==> flow/design.v <==
`timescale 1ns / 1ps
module DilatedCausal1DConv #(
    parameter integer DILATION_FACTOR = 2,
    parameter integer KERNEL_SIZE = 3,
    parameter integer INPUT_CHANNELS = 16,
    parameter integer OUTPUT_CHANNELS = 16
)(
    input clk,
    input reset,
    input wire [INPUT_CHANNELS*8-1:0] x,  
    output reg [OUTPUT_CHANNELS*8-1:0] y,  
    input h_write,
    input [7:0] h_index_channel,
    input [7:0] h_index_filter,
    input [7:0] h_value    
    );
    localparam integer TAPS = DILATION_FACTOR*(KERNEL_SIZE-1) + 1;
    reg signed [7:0] h [0:INPUT_CHANNELS*KERNEL_SIZE-1];        
    reg signed [7:0] x_delay [0:INPUT_CHANNELS*TAPS-1];          
    reg signed [15:0] mul [0:INPUT_CHANNELS*KERNEL_SIZE-1];
    reg signed [15:0] sum [0:OUTPUT_CHANNELS-1];
    integer i,j;
    always @(posedge clk or posedge reset) begin
        if(reset) begin
        for(i = 0; i <= INPUT_CHANNELS-1; i= i+1) begin
            for (j = 0; j <= (DILATION_FACTOR*(KERNEL_SIZE-1)); j = j + 1) begin
                x_delay[i*TAPS+j] <= 8'sh0;
            end           
        end
    end
        else begin
        for(i = 0; i <= INPUT_CHANNELS-1; i= i+1) begin
            for(j=(DILATION_FACTOR*(KERNEL_SIZE-1)); j>0; j=j-1) begin
                x_delay[i*TAPS+j] <= x_delay[i*TAPS+j-1];
            end
            x_delay[i*TAPS] <= x[i*8 +: 8];
        end
    end
end
    always @ (posedge clk or posedge reset) begin  
        if(reset) begin
            for(i = 0; i <= INPUT_CHANNELS-1; i= i+1) begin
                for(j=0; j<KERNEL_SIZE; j=j+1) begin
                    h[i*KERNEL_SIZE+j] <= 8'd1 + j;
                end
            end
        end
        else begin
            for(i = 0; i <= INPUT_CHANNELS-1; i= i+1) begin
                for(j=0; j<KERNEL_SIZE; j=j+1) begin
                    if(h_write == 1 && h_index_channel == i && h_index_filter == j) begin
                        h[i*KERNEL_SIZE+j] <= h_value;
                    end
                end
            end
        end
    end    
always @(*) begin
    for(i = 0; i <= INPUT_CHANNELS-1; i= i+1) begin
        sum[i] = 0;
        for (j = 0; j < KERNEL_SIZE; j = j + 1) begin
            sum[i] = sum[i] + mul[i*KERNEL_SIZE+j];
        end
     end
end
always @(*) begin
    for(i = 0; i <= INPUT_CHANNELS-1; i= i+1) begin
        for(j=0; j< KERNEL_SIZE; j = j + 1) begin
            mul[i*KERNEL_SIZE+j] = x_delay[i*TAPS+DILATION_FACTOR * j] * h[i*KERNEL_SIZE+j];
        end
    end
end
always @(posedge clk or posedge reset) begin
    if (reset) begin
        for(i = 0; i <= OUTPUT_CHANNELS-1; i= i+1) begin
            y[i*8 +: 8] <= 8'sh0;
        end
    end
    else begin
        for(i = 0; i <= OUTPUT_CHANNELS-1; i= i+1) begin
            if(sum[i] >= 127) begin
                y[i*8 +: 8] <= 8'd127;
            end
            else if(sum[i] <=-128) begin
                y[i*8 +: 8] <= -8'd128;
            end
            else begin
                y[i*8 +: 8] <= sum[i][7:0];
            end
        end    
    end
end
endmodule
From RTL to reports: DilatedCausal1DConv
Each step is given for the RTL above and for the edited RTL.
"unedited" refers to lines of the RTL above, "edited" to lines of the edited file.
"change": "edited" minus "unedited" as printed here. "relative change": 100 x difference / "unedited".
Operators carry their Yosys type and port widths (W data, S select, Z words).
Cell names lack the library's common part.
A cell with - has no value.
Inputs
  top module: DilatedCausal1DConv
  clock port: clk
  library: sky130hd
  timing corner: tt_025C_1v80

The edit
The edit as a unified diff against the file above.
The edit is scripted: it alters the design's behaviour and was not made to optimise anything.
begin of diff
@@ -8,5 +8,5 @@
     input clk,
     input reset,
-    input wire [INPUT_CHANNELS*8-1:0] x,  
+    input wire [INPUT_CHANNELS*8-1:0] x_ext,  
     output reg [OUTPUT_CHANNELS*8-1:0] y,  
     input h_write,
@@ -15,4 +15,6 @@
     input [7:0] h_value    
     );
+    reg [INPUT_CHANNELS*8-1:0] x;
+    always @(posedge clk) x <= x_ext;
     localparam integer TAPS = DILATION_FACTOR*(KERNEL_SIZE-1) + 1;
     reg signed [7:0] h [0:INPUT_CHANNELS*KERNEL_SIZE-1];        
end of diff

Word level
Source: Yosys, flattened and elaborated. Widths are those after wreduce; folded enables and synchronous resets count as part of the registers. Registers that Yosys merges into a memory's read port (data or address) are not register bits. Print and check cells do not count. Equal cells are merged and count once.
Word-level totals
  flip-flop bits (word level): unedited 1152, edited 1280, change +128, relative change +11.11%
  output and inout port bits: unedited 128, edited 128, change 0, relative change 0.00%
Operators by class
  $add $sub $neg: unedited 32, edited 32, change 0, relative change 0.00%
  multiply operators: unedited 48, edited 48, change 0, relative change 0.00%
  magnitude comparators: unedited 32, edited 32, change 0, relative change 0.00%
  equality and inequality tests: unedited 17, edited 17, change 0, relative change 0.00%
  mux-type cells: unedited 32, edited 32, change 0, relative change 0.00%
  reduce/logical cells: unedited 66, edited 66, change 0, relative change 0.00%
Unchanged operator kinds not shown: 11.

Longest topological paths
Depth = most cells in a row (Yosys ltp): at word level without a register or memory, in the mapped netlist without a sequential cell, where the memories' decode and read muxes count.
Logic depth
  depth in word-level cells: unedited 6, edited 6, change 0, relative change 0.00%
  ABC_AREA: unedited 0, edited 0
  gate-level depth with buffers: unedited 25, edited 26, change +1, relative change +4.00%

Netlist
The flow's flattened synthesis, as Yosys stat reports it; memories are mapped. The netlist is that of the ABC_AREA named above (0 if unset); the other value can give another one.
Cells by type
  dfxtp_1: unedited 0, edited 128, change +128
  o21a_1: unedited 87, edited 69, change -18, relative change -20.69%
  nand2_1: unedited 1178, edited 1190, change +12, relative change +1.02%
  mux2_2: unedited 356, edited 368, change +12, relative change +3.37%
  o21ai_0: unedited 128, edited 138, change +10, relative change +7.81%
  a21o_1: unedited 70, edited 60, change -10, relative change -14.29%
  nand3_1: unedited 44, edited 35, change -9, relative change -20.45%
  or3_1: unedited 15, edited 23, change +8, relative change +53.33%
  o31ai_1: unedited 16, edited 9, change -7, relative change -43.75%
  and2_1: unedited 1623, edited 1629, change +6, relative change +0.37%
  nor4_1: unedited 38, edited 32, change -6, relative change -15.79%
  nor2b_1: unedited 31, edited 25, change -6, relative change -19.35%
  or2_2: unedited 16, edited 10, change -6, relative change -37.50%
  nor2_2: unedited 0, edited 6, change +6
  inv_1: unedited 4130, edited 4135, change +5, relative change +0.12%
  xnor2_1: unedited 408, edited 403, change -5, relative change -1.23%
  a311oi_1: unedited 8, edited 3, change -5, relative change -62.50%
  o211a_1: unedited 1, edited 6, change +5, relative change +500.00%
Unchanged cell types not shown: 15.
The list need not be complete.
Synthesis totals
  cells in the netlist: unedited 15122, edited 15274, change +152, relative change +1.01%
  chip area (Yosys) (sq um): unedited 159432.9, edited 162266.9, change +2834.0, relative change +1.78%
  sequential part of the area (sq um): unedited 28907.7, edited 31470.2, change +2562.5, relative change +8.86%
  flip-flops: unedited 1152, edited 1280, change +128, relative change +11.11%
  buffer cells: unedited 115, edited 118, change +3, relative change +2.61%

Timing after synthesis
Source: OpenSTA report_checks on the synthesized netlist (no wires, ideal clock, input and output delay 20% of the period each), path of least setup slack; recovery checks are left aside. Register names are those of the netlist, which keeps one name where synthesis merged equal registers.
Timing after synthesis
  kind: unedited reg-to-reg, edited reg-to-reg
  start point: unedited register h[29][0], edited register h[41][0]
  end point: unedited register y[76], edited register y[104]
  period (ns): unedited 7.0, edited 7.0, change 0.0, relative change 0.00%
  time at the first pin (ns): unedited 0.000, edited 0.000, change 0.000
  data arrival time (ns): unedited 6.627, edited 6.633, change +0.006, relative change +0.09%
  data required time (ns): unedited 6.873, edited 6.936, change +0.063, relative change +0.92%
  path slack (ns): unedited 0.246, edited 0.303, change +0.057
  delay of the path (ns): unedited 6.754, edited 6.697, change -0.057, relative change -0.84%
  stages on the path: unedited 23, edited 23, change 0, relative change 0.00%
  path buffers: unedited 0, edited 0, change 0
  period reached after synthesis (ns): unedited 6.754, edited 6.697, change -0.057, relative change -0.84%
"delay of the path" is the arrival time less input delay plus setup time.
"stages on the path": output pins that drive a net of the path, with the launching flip-flop's if there is one; two outputs of one cell count as two.
"period reached after synthesis" = period - worst setup slack (recovery checks aside). The figure is calculated, with input and output delays left at 20% of the set period.
The rows between start and end are the longest chain of elaborated cells between them; the timing report does not say that the signal goes this way. Where chains are equally long, one stands for them.
Each line given opens the expression or statement behind the cell; cells for indexed reads and writes are added by Yosys, which also makes memories of some case tables.
A register here has more assigning lines than the two given.
Between the ends, after synthesis, unedited
  cells stage by stage: dfstp_2 -> nand2_1 -> fa_1 -> inv_1 -> fa_1 -> inv_1 -> fa_1 -> fa_1 -> inv_1 -> fa_1 -> fa_1 -> inv_1 -> fa_1 -> inv_1 -> ha_1 -> or4_1 -> o21ai_0 -> o31ai_1 -> a211oi_1 -> nor3_1 -> or4_1 -> and2b_4 -> or2_2
  cells in the longest elaborated chain: 5
Ends and longest elaborated chain, after synthesis, unedited
  start: declaration: line 18  | reg signed [7:0] h [0:INPUT_CHANNELS*KERNEL_SIZE-1];
  start: assignment: line 44  | h[i*KERNEL_SIZE+j] <= 8'd1 + j;
  start: assignment: line 52  | h[i*KERNEL_SIZE+j] <= h_value;
  $mul A8 B8 Y16: line 69  | mul[i*KERNEL_SIZE+j] = x_delay[i*TAPS+DILATION_FACTOR * j] * h[i*KERNEL_SIZE+j];
  $add A16 B16 Y16: line 62  | sum[i] = sum[i] + mul[i*KERNEL_SIZE+j];
  $le A16 B8 Y1: line 84  | else if(sum[i] <=-128) begin
  $mux W8: line 84
  $mux W8: line 81  | if(sum[i] >= 127) begin
  end: assignment: line 85  | y[i*8 +: 8] <= -8'd128;
  end: assignment: line 88  | y[i*8 +: 8] <= sum[i][7:0];
  end: declaration: line 11  | output reg [OUTPUT_CHANNELS*8-1:0] y,
Between the ends, after synthesis, edited
  cells stage by stage: dfstp_2 -> nand2_1 -> fa_1 -> inv_1 -> fa_1 -> inv_1 -> fa_1 -> fa_1 -> inv_1 -> fa_1 -> fa_1 -> inv_1 -> fa_1 -> inv_1 -> ha_1 -> or3_1 -> a21oi_1 -> a21oi_2 -> xnor2_1 -> or4_1 -> or4_4 -> nand2_1 -> a21o_1
  cells in the longest elaborated chain: 5
Ends and longest elaborated chain, after synthesis, edited
  start: declaration: line 20  | reg signed [7:0] h [0:INPUT_CHANNELS*KERNEL_SIZE-1];
  start: assignment: line 46  | h[i*KERNEL_SIZE+j] <= 8'd1 + j;
  start: assignment: line 54  | h[i*KERNEL_SIZE+j] <= h_value;
  $mul A8 B8 Y16: line 71  | mul[i*KERNEL_SIZE+j] = x_delay[i*TAPS+DILATION_FACTOR * j] * h[i*KERNEL_SIZE+j];
  $add A16 B16 Y16: line 64  | sum[i] = sum[i] + mul[i*KERNEL_SIZE+j];
  $le A16 B8 Y1: line 86  | else if(sum[i] <=-128) begin
  $mux W8: line 86
  $mux W8: line 83  | if(sum[i] >= 127) begin
  end: assignment: line 87  | y[i*8 +: 8] <= -8'd128;
  end: assignment: line 90  | y[i*8 +: 8] <= sum[i][7:0];
  end: declaration: line 11  | output reg [OUTPUT_CHANNELS*8-1:0] y,

Path in the finished layout
From the final timing report of the runs of pair A: the path of least setup slack in the routed layout; clock arrival at registers is part of the times.
Timing after layout
  kind: unedited reg-to-reg, edited reg-to-reg
  start point: unedited register x_delay[47][7], edited register h[45][0]
  end point: unedited register y[76], edited register y[126]
  period (ns): unedited 7.0, edited 7.0, change 0.0, relative change 0.00%
  time at the first pin (ns): unedited 0.86, edited 0.89, change +0.03, relative change +3.49%
  data arrival time (ns): unedited 7.65, edited 7.55, change -0.10, relative change -1.31%
  data required time (ns): unedited 7.76, edited 7.76, change 0.00, relative change 0.00%
  path slack (ns): unedited 0.11, edited 0.21, change +0.10
  stages on the path: unedited 22, edited 24, change +2, relative change +9.09%
  path buffers: unedited 2, edited 2, change 0, relative change 0.00%
The rows between start and end are the longest chain of elaborated cells between them; the timing report does not say that the signal goes this way. Where chains are equally long, one stands for them.
A register here has more assigning lines than the two given.
Between the ends, after layout, unedited
  cells stage by stage: dfrtp_2 -> nand2_2 -> clkinvlp_4 -> buf_4 -> fa_1 -> fa_1 -> fa_1 -> fa_2 -> fa_1 -> fa_1 -> inv_1 -> fa_1 -> inv_1 -> ha_1 -> or4_4 -> o221ai_4 -> buf_6 -> xor2_2 -> nand4_1 -> or4_4 -> and2b_4 -> or2_2
  cells in the longest elaborated chain: 6
Ends and longest elaborated chain, after layout, unedited
  start: declaration: line 19  | reg signed [7:0] x_delay [0:INPUT_CHANNELS*TAPS-1];
  start: assignment: line 27  | x_delay[i*TAPS+j] <= 8'sh0;
  start: assignment: line 34  | x_delay[i*TAPS+j] <= x_delay[i*TAPS+j-1];
  $mul A8 B8 Y16: line 69  | mul[i*KERNEL_SIZE+j] = x_delay[i*TAPS+DILATION_FACTOR * j] * h[i*KERNEL_SIZE+j];
  $add A16 B16 Y16 x2: line 62  | sum[i] = sum[i] + mul[i*KERNEL_SIZE+j];
  $le A16 B8 Y1: line 84  | else if(sum[i] <=-128) begin
  $mux W8: line 84
  $mux W8: line 81  | if(sum[i] >= 127) begin
  end: assignment: line 85  | y[i*8 +: 8] <= -8'd128;
  end: assignment: line 88  | y[i*8 +: 8] <= sum[i][7:0];
  end: declaration: line 11  | output reg [OUTPUT_CHANNELS*8-1:0] y,
Between the ends, after layout, edited
  cells stage by stage: dfstp_2 -> nand2_1 -> inv_2 -> fa_2 -> buf_4 -> fa_1 -> inv_1 -> fa_1 -> inv_1 -> fa_1 -> fa_1 -> fa_1 -> inv_1 -> fa_1 -> inv_1 -> ha_4 -> inv_1 -> and3_1 -> a2111oi_4 -> o311ai_2 -> nor4b_2 -> buf_4 -> nor2b_1 -> o21ai_0
  cells in the longest elaborated chain: 6
Ends and longest elaborated chain, after layout, edited
  start: declaration: line 20  | reg signed [7:0] h [0:INPUT_CHANNELS*KERNEL_SIZE-1];
  start: assignment: line 46  | h[i*KERNEL_SIZE+j] <= 8'd1 + j;
  start: assignment: line 54  | h[i*KERNEL_SIZE+j] <= h_value;
  $mul A8 B8 Y16: line 71  | mul[i*KERNEL_SIZE+j] = x_delay[i*TAPS+DILATION_FACTOR * j] * h[i*KERNEL_SIZE+j];
  $add A16 B16 Y16 x2: line 64  | sum[i] = sum[i] + mul[i*KERNEL_SIZE+j];
  $le A16 B8 Y1: line 86  | else if(sum[i] <=-128) begin
  $mux W8: line 86
  $mux W8: line 83  | if(sum[i] >= 127) begin
  end: assignment: line 87  | y[i*8 +: 8] <= -8'd128;
  end: assignment: line 90  | y[i*8 +: 8] <= sum[i][7:0];
  end: declaration: line 11  | output reg [OUTPUT_CHANNELS*8-1:0] y,

Measured runs
Runs of the flow (Yosys, OpenROAD) on both versions; the two runs of a pair have the same settings. The constraints put input and output delay at 20% of the set period each and load the outputs with 0.01 pF.
Flow settings, pair A
  period_ns: 7.0
  CAP_MARGIN: 20
  CORE_MARGIN: 2
  CORE_UTILIZATION: 40
  SLEW_MARGIN: 20
Final reports, pair A
  Yosys chip area after synthesis (sq um): unedited 159432.9, edited 162266.9, change +2834.0, relative change +1.78%
  full die area (sq um): unedited 403651.0, edited 410778.0, change +7127.0, relative change +1.77%
  standard-cell area after routing (sq um): unedited 179855.0, edited 182536.0, change +2681.0, relative change +1.49%
  utilization of the finished layout (%): unedited 45.4, edited 45.3, change -0.1
  worst setup slack after layout (ns): unedited 0.106, edited 0.210, change +0.104
  setup TNS (ns): unedited 0.000, edited 0.000, change 0.000
  worst hold slack in the final report (ns): unedited 0.318, edited 0.309, change -0.009
  power (uW): unedited 21260, edited 21176, change -84, relative change -0.40%
  period reached (ns): unedited 6.894, edited 6.790, change -0.104, relative change -1.51%
Flow settings, pair B
  ABC_AREA: 0
  CAP_MARGIN: 35
  CORE_ASPECT_RATIO: 1.67
  CORE_MARGIN: 4
  CORE_UTILIZATION: 54
  CTS_CLUSTER_DIAMETER: 44
  CTS_CLUSTER_SIZE: 37
  MAX_ROUTING_LAYER: met5
  PLACE_DENSITY_LB_ADDON: 0.06
  SETUP_SLACK_MARGIN: 1.81
  period_ns: 10.0
  SLEW_MARGIN: 20
Final reports, pair B
  Yosys chip area after synthesis (sq um): unedited 159432.9, edited 162266.9, change +2834.0, relative change +1.78%
  full die area (sq um): unedited 304291.0, edited 309619.0, change +5328.0, relative change +1.75%
  standard-cell area after routing (sq um): unedited 174003.0, edited 177156.0, change +3153.0, relative change +1.81%
  utilization of the finished layout (%): unedited 59.3, edited 59.4, change +0.1
  worst setup slack after layout (ns): unedited 2.616, edited 2.714, change +0.098
  setup TNS (ns): unedited 0.000, edited 0.000, change 0.000
  worst hold slack in the final report (ns): unedited 0.296, edited 0.292, change -0.004
  power (uW): unedited 15282, edited 15171, change -111, relative change -0.73%
  period reached (ns): unedited 7.384, edited 7.286, change -0.098, relative change -1.33%
"period reached" = clock period - worst setup slack. The figure is calculated, with input and output delays left at 20% of the set period.
"power": no workload was simulated; the value follows from the tool's default switching activity.
